==> flow/design.v <==
module setHexValue (output reg [6:0] display, input [3:0] value);
always @(*)begin 
	case(value)
		0: display  <= 7'b0000001;
		1: display  <= 7'b1001111;
		2: display  <= 7'b0010010;
		3: display  <= 7'b0000110;
		4: display  <= 7'b1001100;
		5: display  <= 7'b0100100;
		6: display  <= 7'b0100000;
		7: display  <= 7'b0001111;
		8: display  <= 7'b0000000;
		9: display  <= 7'b0001100;
		10: display  <= 7'b0001000;
		11: display  <= 7'b1100000;
		12: display  <= 7'b0110001;
		14: display  <= 7'b0110000;
		15: display  <= 7'b0111000;
		default: display <= 7'b1111111;  
		endcase
end
endmodule
module displayHex(output [6:0] Out0, Out1, Out2, Out3, 
					output reg [6:0]Out4, Out5, 
					 Out6, Out7, Out8, Out9, Out10, Out11, Out12, Out13,
					 input [13:0] inputBinary);
reg [3:0] temp0, temp1, temp2, temp3;
wire [6:0] tempOut0, tempOut1, tempOut2, tempOut3;
always @(*)begin
	temp0 <= (inputBinary[0]*1) + (inputBinary[1]*2) +
			(inputBinary[2]*4)+ (inputBinary[3]*8);		
	temp1 <= (inputBinary[4]*1) + (inputBinary[5]*2) +
			(inputBinary[6]*4)+ (inputBinary[7]*8);			
	temp2 <= (inputBinary[8]*1) + (inputBinary[9]*2) +
			(inputBinary[10]*4)+ (inputBinary[11]*8);		
	temp3 <= (inputBinary[12]*1) + (inputBinary[13]*2);	
	Out4 <= 7'b1111111;
	Out5 <= 7'b1111111;
	Out6 <= 7'b1111111;
	Out7 <= 7'b1111111;
	Out8 <= 7'b1111111;
	Out9 <= 7'b1111111;
	Out10 <= 7'b1111111;
	Out11 <= 7'b1111111;
	Out12 <= 7'b1111111;
	Out13 <= 7'b1111111;	
end
setHexValue u1(tempOut0, temp0);
setHexValue u2(tempOut1, temp1);
setHexValue u3(tempOut2, temp2);
setHexValue u4(tempOut3, temp3);
assign Out0 = tempOut0;
assign Out1 = tempOut1;
assign Out2 = tempOut2;
assign Out3 = tempOut3;
endmodule
module displayBinary(output reg [6:0] Out0, Out1, Out2, Out3, Out4, Out5, 
					 Out6, Out7, Out8, Out9, Out10, Out11, Out12, Out13,
					input [13:0] inputBinary);
always @(*)begin
	Out0 <= (inputBinary[0] == 1'b0)?(7'b0000001):(7'b1001111);
	Out1 <= (inputBinary[1] == 1'b0)?(7'b0000001):(7'b1001111);
	Out2 <= (inputBinary[2] == 1'b0)?(7'b0000001):(7'b1001111);
	Out3 <= (inputBinary[3] == 1'b0)?(7'b0000001):(7'b1001111);
	Out4 <= (inputBinary[4] == 1'b0)?(7'b0000001):(7'b1001111);
	Out5 <= (inputBinary[5] == 1'b0)?(7'b0000001):(7'b1001111);
	Out6 <= (inputBinary[6] == 1'b0)?(7'b0000001):(7'b1001111);
	Out7 <= (inputBinary[7] == 1'b0)?(7'b0000001):(7'b1001111);
	Out8 <= (inputBinary[8] == 1'b0)?(7'b0000001):(7'b1001111);
	Out9 <= (inputBinary[9] == 1'b0)?(7'b0000001):(7'b1001111);
	Out10 <= (inputBinary[10] == 1'b0)?(7'b0000001):(7'b1001111);
	Out11 <= (inputBinary[11] == 1'b0)?(7'b0000001):(7'b1001111);
	Out12 <= (inputBinary[12] == 1'b0)?(7'b0000001):(7'b1001111);
	Out13 <= (inputBinary[13] == 1'b0)?(7'b0000001):(7'b1001111);
end 
endmodule
module mux21( 
output reg [6:0] disp0, disp1, disp2, disp3, disp4, disp5, disp6, disp7,  
				disp8, disp9, disp10, disp11, disp12, disp13,
input [13:0] inputBinary, 
input DispSelect);
wire [6:0]Out0, Out1, Out2, Out3, Out4, Out5, Out6, 
	Out7, Out8, Out9, Out10, Out11, Out12, Out13, 
	Out14, Out15, Out16, Out17, Out18, Out19, Out20, 
	Out21, Out22, Out23, Out24, Out25, Out26, Out27;
displayHex hex(Out0, Out1, Out2, Out3, Out4, Out5, Out6, Out7, Out8, 
			Out9, Out10, Out11, Out12, Out13,inputBinary);
displayBinary binary(Out14, Out15, Out16, Out17, Out18, Out19, Out20, 
			Out21, Out22, Out23, Out24, Out25, Out26, Out27, inputBinary);	
always@ (*)begin
	if (DispSelect == 1'b1)begin 
		disp0 <= Out0;
		disp1 <= Out1;
		disp2 <= Out2;
		disp3 <= Out3;
		disp4 <= Out4;
		disp5 <= Out5;
		disp6 <= Out6;
		disp7 <= Out7;
		disp8 <= Out8;
		disp9 <= Out9;
		disp10 <= Out10;
		disp11 <= Out11;
		disp12 <= Out12;
		disp13 <= Out13;
		end
	else begin 
		disp0 <= Out14;
		disp1 <= Out15;
		disp2 <= Out16;
		disp3 <= Out17;
		disp4 <= Out18;
		disp5 <= Out19;
		disp6 <= Out20;
		disp7 <= Out21;
		disp8 <= Out22;
		disp9 <= Out23;
		disp10 <= Out24;
		disp11 <= Out25;
		disp12 <= Out26;
		disp13 <= Out27;
		end
end
endmodule
module MUX81 (
    output reg [13:0] dout,
    input [2:0] sel,
    input [13:0] d1, d2, d3, d4, d5, d6, d7, d8,
    input clk);
    always @ (posedge clk) begin
        casez(sel)
            3'b000: dout <= d1;
            3'b001: dout <= d2;
            3'b010: dout <= d3;
            3'b011: dout <= d4;
            3'b100: dout <= d5;
            3'b101: dout <= d6;
            3'b110: dout <= d7;
            3'b111: dout <= d8;
            default: dout <= 14'bz;
        endcase
    end
endmodule
module register(
    output reg [13:0] q,
    input [13:0] R, ALUout,
    input clk, ldR, ldALU, rst);
    always @ (posedge clk) begin
        if (rst == 1'b1) q <= 14'b0;
        else if (ldR == 1'b1) q <= R;
        else if (ldALU == 1'b1) q <= ALUout;
    end
endmodule
module registerArray(
    output [13:0] rout1, rout2, ramOut,
    input [13:0] rin, ALUin,
    input [7:0] ldR, ldALU,
    input [2:0] selrd1, selrd2, selram,
    input clk, rst);
    wire [13:0] rd0, rd1, rd2, rd3, rd4, rd5, rd6, rd7;
    register R0 (rd0, rin, ALUin, clk, ldR[0], ldALU[0], rst);  
    register R1 (rd1, rin, ALUin, clk, ldR[1], ldALU[1], rst);  
    register R2 (rd2, rin, ALUin, clk, ldR[2], ldALU[2], rst);  
    register R3 (rd3, rin, ALUin, clk, ldR[3], ldALU[3], rst);  
    register R4 (rd4, rin, ALUin, clk, ldR[4], ldALU[4], rst);  
    register R5 (rd5, rin, ALUin, clk, ldR[5], ldALU[5], rst);  
    register R6 (rd6, rin, ALUin, clk, ldR[6], ldALU[6], rst);  
    register R7 (rd7, rin, ALUin, clk, ldR[7], ldALU[7], rst);  
    MUX81 M1 (rout1, selrd1, rd0, rd1, rd2, rd3, rd4, rd5, rd6, rd7, clk);
    MUX81 M2 (rout2, selrd2, rd0, rd1, rd2, rd3, rd4, rd5, rd6, rd7, clk);
    MUX81 M3 (ramOut, selram, rd0, rd1, rd2, rd3, rd4, rd5, rd6, rd7, clk);
endmodule
module ALU (ALU_OUTPUT, ALU_FLAGS, A, B, ALU_OpCode, en, rstFlags, clk);
	output reg [13:0] ALU_OUTPUT;
	output reg [2:0] ALU_FLAGS;
	input [13:0] A, B;
	input [4:0] ALU_OpCode;
	input en, rstFlags, clk;
	reg [27:0] tempMult;
	reg [14:0] tempOver;
	always @(posedge clk or posedge rstFlags) begin
		if (rstFlags == 1'b1) begin  
			ALU_OUTPUT <= 14'd0;
			ALU_FLAGS <= 2'd0;
			tempMult <= 15'd0;
			tempOver <= 15'd0;
		end
		else if (en) case (ALU_OpCode)
			5'b00000: ALU_OUTPUT <= 14'b0;  
			5'b00001: ALU_OUTPUT <= 14'b0;  
			5'b00010: ALU_OUTPUT <= 14'b0;  
			5'b00011: begin  
					tempOver = A + B;
					if (tempOver[14] == 1'b1) ALU_FLAGS <= 3'd3;  
					ALU_OUTPUT <= tempOver[13:0];
			end
			5'b00100: begin  
					if (A < B) begin
						ALU_FLAGS <= 3'd4;  
						ALU_OUTPUT <= 14'b0;
					end
					else ALU_OUTPUT <= A - B; 
			end
			5'b00101: begin  
					tempMult = A * B;
					if (tempMult > 14'd255) ALU_FLAGS <= 3'd3;  
					ALU_OUTPUT <= tempMult[13:0];
			end
			5'b00110: begin  
					if (B == 1'd0) begin
						ALU_FLAGS <= 3'd5;  
						ALU_OUTPUT <= A;
					end
					else ALU_OUTPUT <= A / B; 
			end
			5'b00111: ALU_FLAGS <= (A < B) ? 3'd1:3'd2;  
			5'b01000: ALU_FLAGS <= (A > B) ? 3'd1:3'd2;  
			5'b01001: ALU_FLAGS <= (A <= B) ? 3'd1:3'd2;  
			5'b01010: ALU_FLAGS <= (A >= B) ? 3'd1:3'd2;  
			5'b01011: ALU_FLAGS <= (A == B) ? 3'd1:3'd2;  
			5'b01100: ALU_FLAGS <= (A != B) ? 3'd1:3'd2;  
			5'b01101: ALU_OUTPUT <= A & B;  
			5'b01110: ALU_OUTPUT <= A | B;  
			5'b01111: ALU_OUTPUT <= ~A;  
			5'b10000: ALU_OUTPUT <= A ^ B;  
			5'b10001: begin  
					tempOver = (~A) + 1; 
					if (tempOver[14] == 1'b1) ALU_FLAGS <= 3'd3;  
					ALU_OUTPUT <= tempOver[13:0];
			end
			5'b10010: ALU_OUTPUT <= A << B;  
			5'b10011: ALU_OUTPUT <= A >> B;  
			5'b10100: ALU_OUTPUT <= A << 1;  
			5'b10101: ALU_OUTPUT <= A >> 1;  
			5'b10110: ALU_OUTPUT <= A <<< 1;  
			5'b10111: ALU_OUTPUT <= A >>> 1;  
			5'b11000: ALU_OUTPUT <= {A[12:0], A[13]};  
			5'b11001: ALU_OUTPUT <= {A[0], A[13:1]};  
			5'b11010: ALU_OUTPUT <= 14'b0;  
			5'b11011: ALU_OUTPUT <= 14'b0;  
			5'b11100: begin 
					if((A % 2'd2)== 0) ALU_FLAGS <= 3'd6;
					else ALU_FLAGS <= 3'd7;
			end	
			5'b11101: ALU_OUTPUT <= A;  
			5'b11110: ALU_OUTPUT <= 14'b0;  
			5'b11111: ALU_OUTPUT <= 14'b0;  
			default: ALU_FLAGS <= 3'd0;
		endcase
	end
endmodule
module controlUnit (
    output reg readRAM, writeRAM, ldA, ldB,
    output reg [5:0] address,
    output reg [4:0] opcode,
    output reg [7:0] ldALU, ldR,
    output reg [2:0] result, rega, regb, selram,
    output reg displaySelect,
    output aluEn, halted,
    input [13:0] RAMdata,
    input clk, rst);
    reg [3:0] state;
    reg [5:0] pc;
    reg [13:0] currentInstruction;
    assign aluEn = (state == 4'b0011) || (state == 4'b0110);
    assign halted = (state == 4'b1111);
    always @ (posedge clk, posedge rst) begin
        if (rst == 1'b1) begin
            state <= 4'b0000;
            readRAM <= 1'b0;
            writeRAM <= 1'b0;
            ldA <= 1'b0;
            ldB <= 1'b0;
            displaySelect <= 1'b0;
            selram <= 3'b000;
            opcode <= 5'b00000;
            address <= 6'b000000;
            result <= 3'b000;
            rega <= 3'b000;
            regb <= 3'b000;
            ldALU <= 8'b00000000;
            ldR <= 8'b00000000;
            pc <= 6'b000000;
            currentInstruction <= 14'b0;
        end
        else begin
            case(state)
                4'b0000: begin  
                    readRAM <= 1'b1;
                    state <= 4'b0001;
                    address <= pc;
                end
                4'b0001: begin  
                    readRAM <= 1'b0;
                    opcode <= RAMdata[13:9];
                    result <= RAMdata[8:6];
                    rega <= RAMdata[5:3];
                    regb <= RAMdata[2:0];
                    currentInstruction <= RAMdata[13:0];
                    state <= 4'b0010;
                end
                4'b0010: begin  
                    case (opcode)
                        5'b00000:     state <= 4'b0110;
                        5'b00001:       state <= 4'b0110;
                        5'b00010:      state <= 4'b0110;
                        5'b00011:       state <= 4'b0011;
                        5'b00100:       state <= 4'b0011;
                        5'b00101:       state <= 4'b0011;
                        5'b00110:       state <= 4'b0011;
                        5'b00111:     state <= 4'b0110;
                        5'b01000:     state <= 4'b0110;
                        5'b01001:     state <= 4'b0110;
                        5'b01010:     state <= 4'b0110;
                        5'b01011:     state <= 4'b0110;
                        5'b01100:     state <= 4'b0110;
                        5'b01101:      state <= 4'b0011;
                        5'b01110:       state <= 4'b0011;
                        5'b01111:      state <= 4'b0011;
                        5'b10000:      state <= 4'b0011;
                        5'b10001:   state <= 4'b0011;
                        5'b10010:      state <= 4'b0011;
                        5'b10011:      state <= 4'b0011;
                        5'b10100:       state <= 4'b0011;
                        5'b10101:       state <= 4'b0011;
                        5'b10110:       state <= 4'b0011;
                        5'b10111:       state <= 4'b0011;
                        5'b11000:       state <= 4'b0011;
                        5'b11001:       state <= 4'b0011;
                        5'b11010:     state <= 4'b1100;
                        5'b11011:     state <= 4'b1101;
                        5'b11100:       state <= 4'b0110;
                        5'b11101:       state <= 4'b0011;
                        5'b11110:       state <= 4'b0100;
                        5'b11111:       state <= 4'b0101;
                        default:    state <= 4'b0000;
                    endcase
                end
                4'b0011: begin  
                    case(result)
                        3'b000: ldALU <= 8'b00000001;
                        3'b001: ldALU <= 8'b00000010;
                        3'b010: ldALU <= 8'b00000100;
                        3'b011: ldALU <= 8'b00001000;
                        3'b100: ldALU <= 8'b00010000;
                        3'b101: ldALU <= 8'b00100000;
                        3'b110: ldALU <= 8'b01000000;
                        3'b111: ldALU <= 8'b10000000;
                        default: ldALU <= 8'b00000000;
                    endcase
                    state <= 4'b0111;
                end
                4'b0100: begin  
                    readRAM <= 1'b1;
                    address <= RAMdata[5:0];
                    case(result)
                        3'b000: ldR <= 8'b00000001;
                        3'b001: ldR <= 8'b00000010;
                        3'b010: ldR <= 8'b00000100;
                        3'b011: ldR <= 8'b00001000;
                        3'b100: ldR <= 8'b00010000;
                        3'b101: ldR <= 8'b00100000;
                        3'b110: ldR <= 8'b01000000;
                        3'b111: ldR <= 8'b10000000;
                        default: ldR <= 8'b00000000;
                    endcase
                    state <= 4'b0111;
                end
                4'b0101: begin  
                    address <= RAMdata[5:0];
                    selram <= result;
                    state <= 4'b0111;
                end
                4'b0110: begin  
                    if (opcode == 5'b00001) state <= 4'b1111;
                    else state <= 4'b0111;
                end
                4'b0111: begin  
                    if (opcode == 5'b11111) writeRAM <= 1'b1;
                    if (opcode == 5'b11010) displaySelect <= 1'b0;
                    if (opcode == 5'b11011) displaySelect <= 1'b1;
                    state <= 4'b1000;
                end 
                4'b1000: begin  
                    state <= 4'b1011;
                end
                4'b1001: begin
                end
                4'b1010: begin
                end
                4'b1011: begin  
                    ldALU <= 8'b00000000;
                    readRAM <= 1'b0;
                    ldR <= 8'b00000000;
                    writeRAM <= 1'b0;
                    ldA <= 1'b0;
                    pc <= pc + 1;
                    state <= 4'b0000;
                end
                4'b1100: begin  
                    ldA <= 1'b1;
                    state <= 4'b0111;
                end
                4'b1101: begin  
                    ldA <= 1'b1;
                    state <= 4'b0111;
                end
                4'b1111: begin  
                    state <= 4'b1111;
                end
                default: state <= 4'b0000;
            endcase
        end
    end
endmodule
module CPU (
    output [6:0] disp0, disp1, disp2, disp3, disp4, disp5, disp6, disp7, disp8, disp9, disp10, disp11, disp12, disp13,
    output [2:0] flags,
    output halted,
    output [5:0] mem_addr,
    output mem_wr,
    output [13:0] mem_wdata,
    input [13:0] mem_rdata,
    input clk, rst);
    wire [13:0] data_o, A, B, ALUout, ramOut, inputBinary;
    wire [7:0] ldR, ldALU;
    wire [5:0] address;
    wire [4:0] opcode;
    wire [2:0] result, rega, regb, selram;
    wire readRAM, writeRAM, displaySelect, ldA, ldB, aluEn;
    assign data_o = mem_rdata;
    assign mem_addr = address;
    assign mem_wr = writeRAM;
    assign mem_wdata = ramOut;
    registerArray RA1 (A, B, ramOut, data_o, ALUout, ldR, ldALU, rega, regb, selram, clk, rst);
    ALU A1 (ALUout, flags, A, B, opcode, aluEn, rst, clk);
    controlUnit CU1 (readRAM, writeRAM, ldA, ldB, address, opcode, ldALU, ldR, result, rega, regb, selram, displaySelect, aluEn, halted, data_o, clk, rst);
    register disreg (inputBinary, A, B, clk, ldA, ldB, rst);
    mux21 display (disp0, disp1, disp2, disp3, disp4, disp5, disp6, disp7, disp8, disp9, disp10, disp11, disp12, disp13, inputBinary, displaySelect); 
endmodule
Memo
Re: synthesis data of CPU

## Tool chain data of CPU

Each step is given for the RTL above and for the edited RTL.
"unedited" refers to lines of the RTL above, "edited" to lines of the edited file.
"change": "edited" minus "unedited" as printed here. "rel. change": 100 x difference / "unedited".
The mark -- stands for no value.

- Top: CPU
- Clock input: clk
- Cell library: sky130hd
- Timing corner: tt_025C_1v80

## Diff

Unified diff, file above to edited file.
A script made this edit. It changes what the design does and was not meant as an optimisation.

```diff
@@ -376,10 +376,4 @@
                     else state <= 4'b0111;
                 end
-                4'b0111: begin  
-                    if (opcode == 5'b11111) writeRAM <= 1'b1;
-                    if (opcode == 5'b11010) displaySelect <= 1'b0;
-                    if (opcode == 5'b11011) displaySelect <= 1'b1;
-                    state <= 4'b1000;
-                end 
                 4'b1000: begin  
                     state <= 4'b1011;
```

## Elaborated design

Yosys after proc, flatten, opt, wreduce and memory -nomap, before mapping. Memory bits, and registers merged into a memory's read port (data or address), are not among the register bits. Print and check cells are not counted.
Memory sizes are those after Yosys's memory passes, which may raise the word count (mostly to a power of two), join words into wider ones and drop unused or constant bits.

Storage and ports:

| what | unedited | edited | change | rel. change (%) |
|---|---|---|---|---|
| register bits | 237 | 235 | -2 | -0.84 |
| memory bits (read-only) | 704 | 256 | -448 | -63.64 |
| memories kept | 7 | 3 | -4 | -57.14 |
| input port bits | 16 | 16 | 0 | 0.00 |
| elaborated cells | 245 | 205 | -40 | -16.33 |

Operators by class:

| what | unedited | edited | change | rel. change (%) |
|---|---|---|---|---|
| add/subtract/negate cells | 14 | 4 | -10 | -71.43 |
| multipliers | 1 | 1 | 0 | 0.00 |
| div/mod/pow operators | 1 | 1 | 0 | 0.00 |
| order comparisons | 5 | 5 | 0 | 0.00 |
| eq/ne operators | 74 | 72 | -2 | -2.70 |
| shift operators | 2 | 2 | 0 | 0.00 |
| muxes and demuxes | 74 | 56 | -18 | -24.32 |
| bitwise logic cells | 5 | 5 | 0 | 0.00 |
| reductions and logical operators | 35 | 31 | -4 | -11.43 |

Memories:

| what | unedited | edited |
|---|---|---|
| shape (words x width / read and write ports) | 32 x 4 bit 1R0W; 16 x 7 bit 1R0W; 16 x 7 bit 1R0W; 16 x 7 bit 1R0W; 16 x 7 bit 1R0W; 8 x 8 bit 1R0W; [+1] | 32 x 4 bit 1R0W; 8 x 8 bit 1R0W; 8 x 8 bit 1R0W |

The mark [+n] counts cells that are not listed.

Operators by type and width:

| operator | unedited | edited | change | rel. change (%) |
|---|---|---|---|---|
| 7-bit two-way mux | 28 | 14 | -14 | -50.00 |
| 1-bit by 2-bit adder with 3-bit output | 4 | 0 | -4 | -100.00 |
| 1-bit two-way mux | 4 | 1 | -3 | -75.00 |
| 3-bit by 3-bit adder with 4-bit output | 3 | 0 | -3 | -100.00 |
| 4-bit adder | 3 | 0 | -3 | -100.00 |
| 2-bit nonzero test | 14 | 12 | -2 | -14.29 |
| 2-bit AND reduction | 3 | 1 | -2 | -66.67 |
| 2-bit by 1-bit inequality test with 1-bit output (second input constant) | 6 | 5 | -1 | -16.67 |
| 4-bit by 3-bit == test with 1-bit output (second input constant) | 4 | 3 | -1 | -25.00 |
| 1-bit parallel mux with 2-bit select | 2 | 1 | -1 | -50.00 |
| 4-bit parallel mux with 9-bit select | 1 | 0 | -1 | -100.00 |
| 4-bit parallel mux with 8-bit select | 0 | 1 | +1 | -- |
| 14-bit two-way mux | 19 | 19 | 0 | 0.00 |
| 5-bit == test (second input constant) | 16 | 16 | 0 | 0.00 |
| 3-bit == test (second input constant) | 12 | 12 | 0 | 0.00 |
| 5-bit by 4-bit == test with 1-bit output (second input constant) | 8 | 8 | 0 | 0.00 |
| 4-bit == test (second input constant) | 7 | 7 | 0 | 0.00 |
| 3-bit by 2-bit == test with 1-bit output (second input constant) | 6 | 6 | 0 | 0.00 |
| 2-bit two-way mux | 6 | 6 | 0 | 0.00 |
| 3-bit two-way mux | 5 | 5 | 0 | 0.00 |
| 2-bit OR reduction | 5 | 5 | 0 | 0.00 |
| 5-bit by 3-bit == test with 1-bit output (second input constant) | 4 | 4 | 0 | 0.00 |
| 3-bit by 1-bit == test with 1-bit output (second input constant) | 3 | 3 | 0 | 0.00 |
| 3-bit logical NOT | 3 | 3 | 0 | 0.00 |
| 14-bit parallel mux with 8-bit select | 3 | 3 | 0 | 0.00 |
| 4-bit by 2-bit == test with 1-bit output (second input constant) | 2 | 2 | 0 | 0.00 |
| 5-bit by 2-bit == test with 1-bit output (second input constant) | 2 | 2 | 0 | 0.00 |
| 8-bit parallel mux with 2-bit select | 2 | 2 | 0 | 0.00 |

Not every row of either side is listed.

## Logic depth

Yosys ltp: most cells in a row. Word level: on the elaborated netlist, between registers, memories and ports. Mapped: between sequential cells and ports; inverters and the memories' decode and read muxes count.

Depth:

| what | unedited | edited | change | rel. change (%) |
|---|---|---|---|---|
| word-level depth | 4 | 4 | 0 | 0.00 |
| ABC_AREA | 0 | 0 | -- | -- |
| gate-level depth with buffers | 119 | 114 | -5 | -4.20 |

## After synthesis

The flow's flattened synthesis, as Yosys stat reports it; memories are mapped. The netlist is that of the ABC_AREA named above (0 if unset); the other value can give another one.

Cells by type:

| cell type | unedited | edited | change | rel. change (%) |
|---|---|---|---|---|
| sky130_fd_sc_hd__a21oi_1 | 270 | 309 | +39 | +14.44 |
| sky130_fd_sc_hd__o21a_1 | 55 | 29 | -26 | -47.27 |
| sky130_fd_sc_hd__nand3_1 | 49 | 75 | +26 | +53.06 |
| sky130_fd_sc_hd__buf_4 | 62 | 85 | +23 | +37.10 |
| sky130_fd_sc_hd__mux2i_1 | 166 | 187 | +21 | +12.65 |
| sky130_fd_sc_hd__mux2_2 | 66 | 47 | -19 | -28.79 |
| sky130_fd_sc_hd__mux4_2 | 54 | 35 | -19 | -35.19 |
| sky130_fd_sc_hd__nand2_1 | 328 | 311 | -17 | -5.18 |
| sky130_fd_sc_hd__ha_1 | 260 | 244 | -16 | -6.15 |
| sky130_fd_sc_hd__or2_2 | 32 | 16 | -16 | -50.00 |
| sky130_fd_sc_hd__and3_1 | 26 | 11 | -15 | -57.69 |
| sky130_fd_sc_hd__a211oi_1 | 23 | 34 | +11 | +47.83 |
| sky130_fd_sc_hd__nor4_1 | 14 | 25 | +11 | +78.57 |
| sky130_fd_sc_hd__o221ai_1 | 9 | 19 | +10 | +111.11 |
| sky130_fd_sc_hd__o21ai_0 | 191 | 182 | -9 | -4.71 |
| sky130_fd_sc_hd__o211ai_1 | 17 | 26 | +9 | +52.94 |
| sky130_fd_sc_hd__o21bai_1 | 16 | 7 | -9 | -56.25 |
| sky130_fd_sc_hd__a31oi_1 | 33 | 25 | -8 | -24.24 |

Not every row of either side is listed.

Synthesis totals:

| what | unedited | edited | change | rel. change (%) |
|---|---|---|---|---|
| mapped cells | 3753 | 3750 | -3 | -0.08 |
| chip area (Yosys) (sq um) | 29413.2 | 28940.3 | -472.9 | -1.61 |
| mapped flip-flops | 237 | 235 | -2 | -0.84 |
| buffers | 334 | 361 | +27 | +8.08 |

The figures by module come from a second, unflattened synthesis with its own total; it is not the netlist above.

Second synthesis, totals:

| what | unedited | edited | change | rel. change (%) |
|---|---|---|---|---|
| cells (unflattened synthesis) | 3815 | 3903 | +88 | +2.31 |
| area total of the unflattened synthesis (sq um) | 32234.7 | 32658.8 | +424.1 | +1.32 |

Rows give one instance, submodules left out.

Modules, unedited:

| module | instances | cells | area (sq um) | sequential area (sq um) |
|---|---|---|---|---|
| ALU | 1 | 2209 | 16449.5 | 425.4 |
| register | 9 | 62 | 659.4 | 280.3 |
| MUX81 | 3 | 136 | 1271.2 | 280.3 |
| controlUnit | 1 | 219 | 2531.2 | 1326.3 |
| mux21 | 1 | 109 | 1258.7 | 0.0 |
| setHexValue | 4 | 35 | 242.7 | 0.0 |
| displayBinary | 1 | 100 | 743.2 | 0.0 |
| displayHex | 1 | 72 | 533.0 | 0.0 |
| CPU | 1 | 0 | 0.0 | 0.0 |
| registerArray | 1 | 0 | 0.0 | 0.0 |

Modules, edited:

| module | instances | cells | area (sq um) | sequential area (sq um) |
|---|---|---|---|---|
| ALU | 1 | 2297 | 16978.8 | 425.4 |
| register | 9 | 62 | 659.4 | 280.3 |
| MUX81 | 3 | 136 | 1271.2 | 280.3 |
| controlUnit | 1 | 215 | 2366.0 | 1276.2 |
| mux21 | 1 | 109 | 1258.7 | 0.0 |
| setHexValue | 4 | 36 | 257.7 | 0.0 |
| displayBinary | 1 | 100 | 743.2 | 0.0 |
| displayHex | 1 | 72 | 533.0 | 0.0 |
| CPU | 1 | 0 | 0.0 | 0.0 |
| registerArray | 1 | 0 | 0.0 | 0.0 |

## Timing after synthesis

OpenSTA on the mapped netlist: ideal clock, no wires. The path of least setup slack (recovery checks aside). Input and output delay are each 20% of the period. Register names are those of the netlist, which keeps one name where synthesis merged equal registers.

Timing after synthesis:

| what | unedited | edited | change | rel. change (%) |
|---|---|---|---|---|
| kind | register to register | register to register | -- | -- |
| from | reg RA1.M2.dout[0] | reg RA1.M2.dout[0] | -- | -- |
| to | reg A1.ALU_OUTPUT[0] | reg A1.ALU_OUTPUT[0] | -- | -- |
| clock period (ps) | 24000 | 24000 | 0 | 0.00 |
| setup time (ps) | 142 | 131 | -11 | -- |
| arrival (ps) | 23752 | 23445 | -307 | -1.29 |
| required time (ps) | 23858 | 23869 | +11 | +0.05 |
| setup slack (ps) | 107 | 424 | +317 | -- |
| delay of the path (ps) | 23894 | 23576 | -318 | -1.33 |
| stages | 112 | 107 | -5 | -4.46 |
| path buffers | 9 | 11 | +2 | +22.22 |
| synthesis period reached (ps) | 23893 | 23576 | -317 | -1.33 |

"delay of the path" is the arrival time less input delay plus setup time.
"stages": output pins that drive a net of the path, with the launching flip-flop's if there is one; two outputs of one cell count as two.
"synthesis period reached" is the clock period less the worst setup slack; recovery checks do not enter. This is arithmetic on one report: input and output delays are still those of the set period (20% each).
Between the ends stands the longest chain of elaborated cells between them, by number of cells; it is not shown to be the way that was timed. Of several equally long chains one is given.
Each line given opens the expression or statement behind the cell; cells for indexed reads and writes are added by Yosys, which also makes memories of some case tables.
At most two assigning lines are given for a register; there are more.

On the way, after synthesis, unedited:
- Cells stage by stage: sky130_fd_sc_hd__dfxtp_1 > sky130_fd_sc_hd__clkbuf_1 > sky130_fd_sc_hd__clkinv_1 > sky130_fd_sc_hd__clkbuf_1 > sky130_fd_sc_hd__ha_1 > sky130_fd_sc_hd__o21bai_1 > sky130_fd_sc_hd__nor3_1 > sky130_fd_sc_hd__nor2_1 > sky130_fd_sc_hd__a21oi_1 > sky130_fd_sc_hd__ha_1 > sky130_fd_sc_hd__o21a_1 > sky130_fd_sc_hd__nor2_1 > sky130_fd_sc_hd__or4_1 > sky130_fd_sc_hd__nand2_1 > sky130_fd_sc_hd__ha_1 > sky130_fd_sc_hd__o21a_1 > sky130_fd_sc_hd__o21ai_0 > sky130_fd_sc_hd__a2111oi_4 > [76 not listed] > sky130_fd_sc_hd__o21a_1 > sky130_fd_sc_hd__o2111ai_1 > sky130_fd_sc_hd__a31oi_1 > sky130_fd_sc_hd__and4_1 > sky130_fd_sc_hd__o31a_1 > sky130_fd_sc_hd__o21ai_0 > sky130_fd_sc_hd__a21oi_1 > sky130_fd_sc_hd__clkbuf_1 > sky130_fd_sc_hd__mux2_2 > sky130_fd_sc_hd__ha_1 > sky130_fd_sc_hd__nor2b_1 > sky130_fd_sc_hd__o31a_1 > sky130_fd_sc_hd__o21a_1 > sky130_fd_sc_hd__o21ai_0 > sky130_fd_sc_hd__a21oi_1 > sky130_fd_sc_hd__o21a_1 > sky130_fd_sc_hd__o2111ai_1 > sky130_fd_sc_hd__a32oi_1
- Length of the longest elaborated chain: 3
- Elaborated cells between the ends (all ways): 14
- Classes of those cells: add/sub: 2; mul: 1; div: 1; compare: 1; shift: 2; mux: 3; logic: 3; reduce/logical: 1

RTL lines, path after synthesis, unedited:

| what | RTL line | text |
|---|---|---|
| from (decl) | 126 | `output reg [13:0] dout,` |
| from (assign) | 132 | `3'b000: dout <= d1;` |
| from (assign) | 133 | `3'b001: dout <= d2;` |
| 14-bit by 14-bit divider with 14-bit output | 214 | `else ALU_OUTPUT <= A / B;` |
| 14-bit two-way mux | 210 | `if (B == 1'd0) begin` |
| 14-bit parallel mux with 17-bit select | 188 | `else if (en) case (ALU_OpCode)` |
| to (assign) | 195 | `ALU_OUTPUT <= tempOver[13:0];` |
| to (assign) | 202 | `else ALU_OUTPUT <= A - B;` |
| to (decl) | 174 | `output reg [13:0] ALU_OUTPUT;` |

On the way, after synthesis, edited:
- Cells stage by stage: sky130_fd_sc_hd__dfxtp_1 > sky130_fd_sc_hd__clkbuf_1 > sky130_fd_sc_hd__clkinv_1 > sky130_fd_sc_hd__clkbuf_1 > sky130_fd_sc_hd__ha_1 > sky130_fd_sc_hd__o21ba_2 > sky130_fd_sc_hd__nor2b_1 > sky130_fd_sc_hd__nor2_1 > sky130_fd_sc_hd__a21oi_1 > sky130_fd_sc_hd__ha_1 > sky130_fd_sc_hd__o21a_1 > sky130_fd_sc_hd__nor2_1 > sky130_fd_sc_hd__or3b_1 > sky130_fd_sc_hd__and2_1 > sky130_fd_sc_hd__ha_1 > sky130_fd_sc_hd__o21ai_0 > sky130_fd_sc_hd__a211oi_1 > sky130_fd_sc_hd__nand2_1 > [71 not listed] > sky130_fd_sc_hd__o211ai_1 > sky130_fd_sc_hd__a21oi_1 > sky130_fd_sc_hd__o211ai_1 > sky130_fd_sc_hd__o22ai_1 > sky130_fd_sc_hd__nor4_1 > sky130_fd_sc_hd__nor4_1 > sky130_fd_sc_hd__clkbuf_1 > sky130_fd_sc_hd__mux2_2 > sky130_fd_sc_hd__ha_1 > sky130_fd_sc_hd__a21o_1 > sky130_fd_sc_hd__a21oi_1 > sky130_fd_sc_hd__o221ai_1 > sky130_fd_sc_hd__a21o_1 > sky130_fd_sc_hd__a211o_1 > sky130_fd_sc_hd__a21oi_1 > sky130_fd_sc_hd__o21ai_0 > sky130_fd_sc_hd__o2111ai_1 > sky130_fd_sc_hd__a31oi_1
- Length of the longest elaborated chain: 3
- Elaborated cells between the ends (all ways): 14
- Classes of those cells: add/sub: 2; mul: 1; div: 1; compare: 1; shift: 2; mux: 3; logic: 3; reduce/logical: 1

RTL lines, path after synthesis, edited:

| what | RTL line | text |
|---|---|---|
| from (decl) | 126 | `output reg [13:0] dout,` |
| from (assign) | 132 | `3'b000: dout <= d1;` |
| from (assign) | 133 | `3'b001: dout <= d2;` |
| 14-bit by 14-bit divider with 14-bit output | 214 | `else ALU_OUTPUT <= A / B;` |
| 14-bit two-way mux | 210 | `if (B == 1'd0) begin` |
| 14-bit parallel mux with 17-bit select | 188 | `else if (en) case (ALU_OpCode)` |
| to (assign) | 195 | `ALU_OUTPUT <= tempOver[13:0];` |
| to (assign) | 202 | `else ALU_OUTPUT <= A - B;` |
| to (decl) | 174 | `output reg [13:0] ALU_OUTPUT;` |

## Timing after layout

Path of least setup slack in the final report of each run of set A (OpenROAD, finished layout, wires in). Where an end is a register, its clock arrival counts in the times.
The path's times are printed in steps of 10 ps; the period is the one set.

Timing post-layout:

| what | unedited | edited | change | rel. change (%) |
|---|---|---|---|---|
| kind | register to register | register to register | -- | -- |
| from | reg RA1.M2.dout[0] | reg RA1.M2.dout[0] | -- | -- |
| to | reg A1.ALU_OUTPUT[0] | reg A1.ALU_OUTPUT[0] | -- | -- |
| clock period (ps) | 23200 | 23200 | 0 | 0.00 |
| setup time (ps) | 130 | 130 | 0 | -- |
| arrival (ps) | 22390 | 22330 | -60 | -0.27 |
| required time (ps) | 23620 | 23630 | +10 | +0.04 |
| setup slack (ps) | 1230 | 1300 | +70 | -- |
| stages | 106 | 105 | -1 | -0.94 |
| path buffers | 5 | 7 | +2 | +40.00 |

Between the ends stands the longest chain of elaborated cells between them, by number of cells; it is not shown to be the way that was timed. Of several equally long chains one is given.
At most two assigning lines are given for a register; there are more.

On the way, post-layout, unedited:
- Cells stage by stage: sky130_fd_sc_hd__dfxtp_2 > sky130_fd_sc_hd__clkinv_1 > sky130_fd_sc_hd__ha_1 > sky130_fd_sc_hd__o21bai_1 > sky130_fd_sc_hd__nor3_2 > sky130_fd_sc_hd__nor2_1 > sky130_fd_sc_hd__a21oi_1 > sky130_fd_sc_hd__ha_1 > sky130_fd_sc_hd__o21a_1 > sky130_fd_sc_hd__nor2_1 > sky130_fd_sc_hd__or4_1 > sky130_fd_sc_hd__nand2_1 > sky130_fd_sc_hd__ha_1 > sky130_fd_sc_hd__o21a_1 > sky130_fd_sc_hd__o21ai_2 > sky130_fd_sc_hd__a2111oi_4 > sky130_fd_sc_hd__buf_4 > sky130_fd_sc_hd__buf_4 > [70 not listed] > sky130_fd_sc_hd__a31oi_2 > sky130_fd_sc_hd__and4_1 > sky130_fd_sc_hd__o31a_1 > sky130_fd_sc_hd__o21ai_2 > sky130_fd_sc_hd__a21oi_4 > sky130_fd_sc_hd__buf_4 > sky130_fd_sc_hd__mux2_2 > sky130_fd_sc_hd__ha_1 > sky130_fd_sc_hd__a21o_1 > sky130_fd_sc_hd__a21oi_1 > sky130_fd_sc_hd__nor2b_1 > sky130_fd_sc_hd__o31a_1 > sky130_fd_sc_hd__o21a_1 > sky130_fd_sc_hd__o21ai_0 > sky130_fd_sc_hd__a21oi_1 > sky130_fd_sc_hd__o21a_1 > sky130_fd_sc_hd__o2111ai_1 > sky130_fd_sc_hd__a32oi_1
- Length of the longest elaborated chain: 3
- Elaborated cells between the ends (all ways): 14
- Classes of those cells: add/sub: 2; mul: 1; div: 1; compare: 1; shift: 2; mux: 3; logic: 3; reduce/logical: 1

RTL lines, path post-layout, unedited:

| what | RTL line | text |
|---|---|---|
| from (decl) | 126 | `output reg [13:0] dout,` |
| from (assign) | 132 | `3'b000: dout <= d1;` |
| from (assign) | 133 | `3'b001: dout <= d2;` |
| 14-bit by 14-bit divider with 14-bit output | 214 | `else ALU_OUTPUT <= A / B;` |
| 14-bit two-way mux | 210 | `if (B == 1'd0) begin` |
| 14-bit parallel mux with 17-bit select | 188 | `else if (en) case (ALU_OpCode)` |
| to (assign) | 195 | `ALU_OUTPUT <= tempOver[13:0];` |
| to (assign) | 202 | `else ALU_OUTPUT <= A - B;` |
| to (decl) | 174 | `output reg [13:0] ALU_OUTPUT;` |

On the way, post-layout, edited:
- Cells stage by stage: sky130_fd_sc_hd__dfxtp_2 > sky130_fd_sc_hd__clkinv_1 > sky130_fd_sc_hd__ha_1 > sky130_fd_sc_hd__o21ba_2 > sky130_fd_sc_hd__nor2b_1 > sky130_fd_sc_hd__nor2_1 > sky130_fd_sc_hd__a21oi_1 > sky130_fd_sc_hd__ha_1 > sky130_fd_sc_hd__o21a_1 > sky130_fd_sc_hd__nor2_1 > sky130_fd_sc_hd__or3b_1 > sky130_fd_sc_hd__and2_1 > sky130_fd_sc_hd__ha_1 > sky130_fd_sc_hd__o21ai_0 > sky130_fd_sc_hd__buf_4 > sky130_fd_sc_hd__a211o_1 > sky130_fd_sc_hd__nor4b_2 > sky130_fd_sc_hd__a31oi_2 > [69 not listed] > sky130_fd_sc_hd__ha_1 > sky130_fd_sc_hd__a21o_1 > sky130_fd_sc_hd__a2111o_1 > sky130_fd_sc_hd__o211ai_1 > sky130_fd_sc_hd__o22ai_2 > sky130_fd_sc_hd__nor4_4 > sky130_fd_sc_hd__nor4_4 > sky130_fd_sc_hd__mux2_2 > sky130_fd_sc_hd__ha_1 > sky130_fd_sc_hd__a21o_1 > sky130_fd_sc_hd__a21oi_1 > sky130_fd_sc_hd__o221ai_1 > sky130_fd_sc_hd__a21o_1 > sky130_fd_sc_hd__a211o_1 > sky130_fd_sc_hd__a21oi_1 > sky130_fd_sc_hd__o21ai_0 > sky130_fd_sc_hd__o2111ai_1 > sky130_fd_sc_hd__a31oi_1
- Length of the longest elaborated chain: 3
- Elaborated cells between the ends (all ways): 14
- Classes of those cells: add/sub: 2; mul: 1; div: 1; compare: 1; shift: 2; mux: 3; logic: 3; reduce/logical: 1

RTL lines, path post-layout, edited:

| what | RTL line | text |
|---|---|---|
| from (decl) | 126 | `output reg [13:0] dout,` |
| from (assign) | 132 | `3'b000: dout <= d1;` |
| from (assign) | 133 | `3'b001: dout <= d2;` |
| 14-bit by 14-bit divider with 14-bit output | 214 | `else ALU_OUTPUT <= A / B;` |
| 14-bit two-way mux | 210 | `if (B == 1'd0) begin` |
| 14-bit parallel mux with 17-bit select | 188 | `else if (en) case (ALU_OpCode)` |
| to (assign) | 195 | `ALU_OUTPUT <= tempOver[13:0];` |
| to (assign) | 202 | `else ALU_OUTPUT <= A - B;` |
| to (decl) | 174 | `output reg [13:0] ALU_OUTPUT;` |

## Layout results

Both versions went through the flow (Yosys, OpenROAD) with the same settings in each pair. Constraints: input delay and output delay 20% of the set period each, output load 0.01 pF.

Flow settings, set A:
- CORE_UTILIZATION: 40
- PLACE_DENSITY: 0.6
- period_ns: 23.2
- CAP_MARGIN: 20
- CORE_MARGIN: 2
- SLEW_MARGIN: 20

Measured results, set A:

| what | unedited | edited | change | rel. change (%) |
|---|---|---|---|---|
| chip area after synthesis (Yosys) (sq um) | 29413.2 | 28940.3 | -472.9 | -1.61 |
| area of the die (sq um) | 75718.5 | 74518.1 | -1200.4 | -1.59 |
| standard-cell area after layout (sq um) | 32805.2 | 31729.2 | -1076.0 | -3.28 |
| utilization after routing (%) | 45.0 | 44.3 | -0.7 | -- |
| setup slack of the critical path (ps) | 1228 | 1303 | +75 | -- |
| total negative slack on setup checks (ps) | 0 | 0 | 0 | -- |

Flow settings, set B:
- ABC_AREA: 0
- CAP_MARGIN: 10
- CORE_ASPECT_RATIO: 0.97
- CORE_UTILIZATION: 54
- CTS_CLUSTER_DIAMETER: 103
- MAX_ROUTING_LAYER: met5
- PLACE_DENSITY_LB_ADDON: 0.11
- SETUP_SLACK_MARGIN: 2.91
- period_ns: 18.1
- CORE_MARGIN: 2
- SLEW_MARGIN: 20

Measured results, set B:

| what | unedited | edited | change | rel. change (%) |
|---|---|---|---|---|
| chip area after synthesis (Yosys) (sq um) | 29413.2 | 28940.3 | -472.9 | -1.61 |
| area of the die (sq um) | 56352.1 | 55460.8 | -891.3 | -1.58 |
| standard-cell area after layout (sq um) | 35905.7 | 34818.4 | -1087.3 | -3.03 |
| utilization after routing (%) | 66.5 | 65.7 | -0.8 | -- |
| setup slack of the critical path (ps) | -2987 | -2063 | +924 | -- |
| total negative slack on setup checks (ps) | -4376 | -2728 | +1648 | -- |
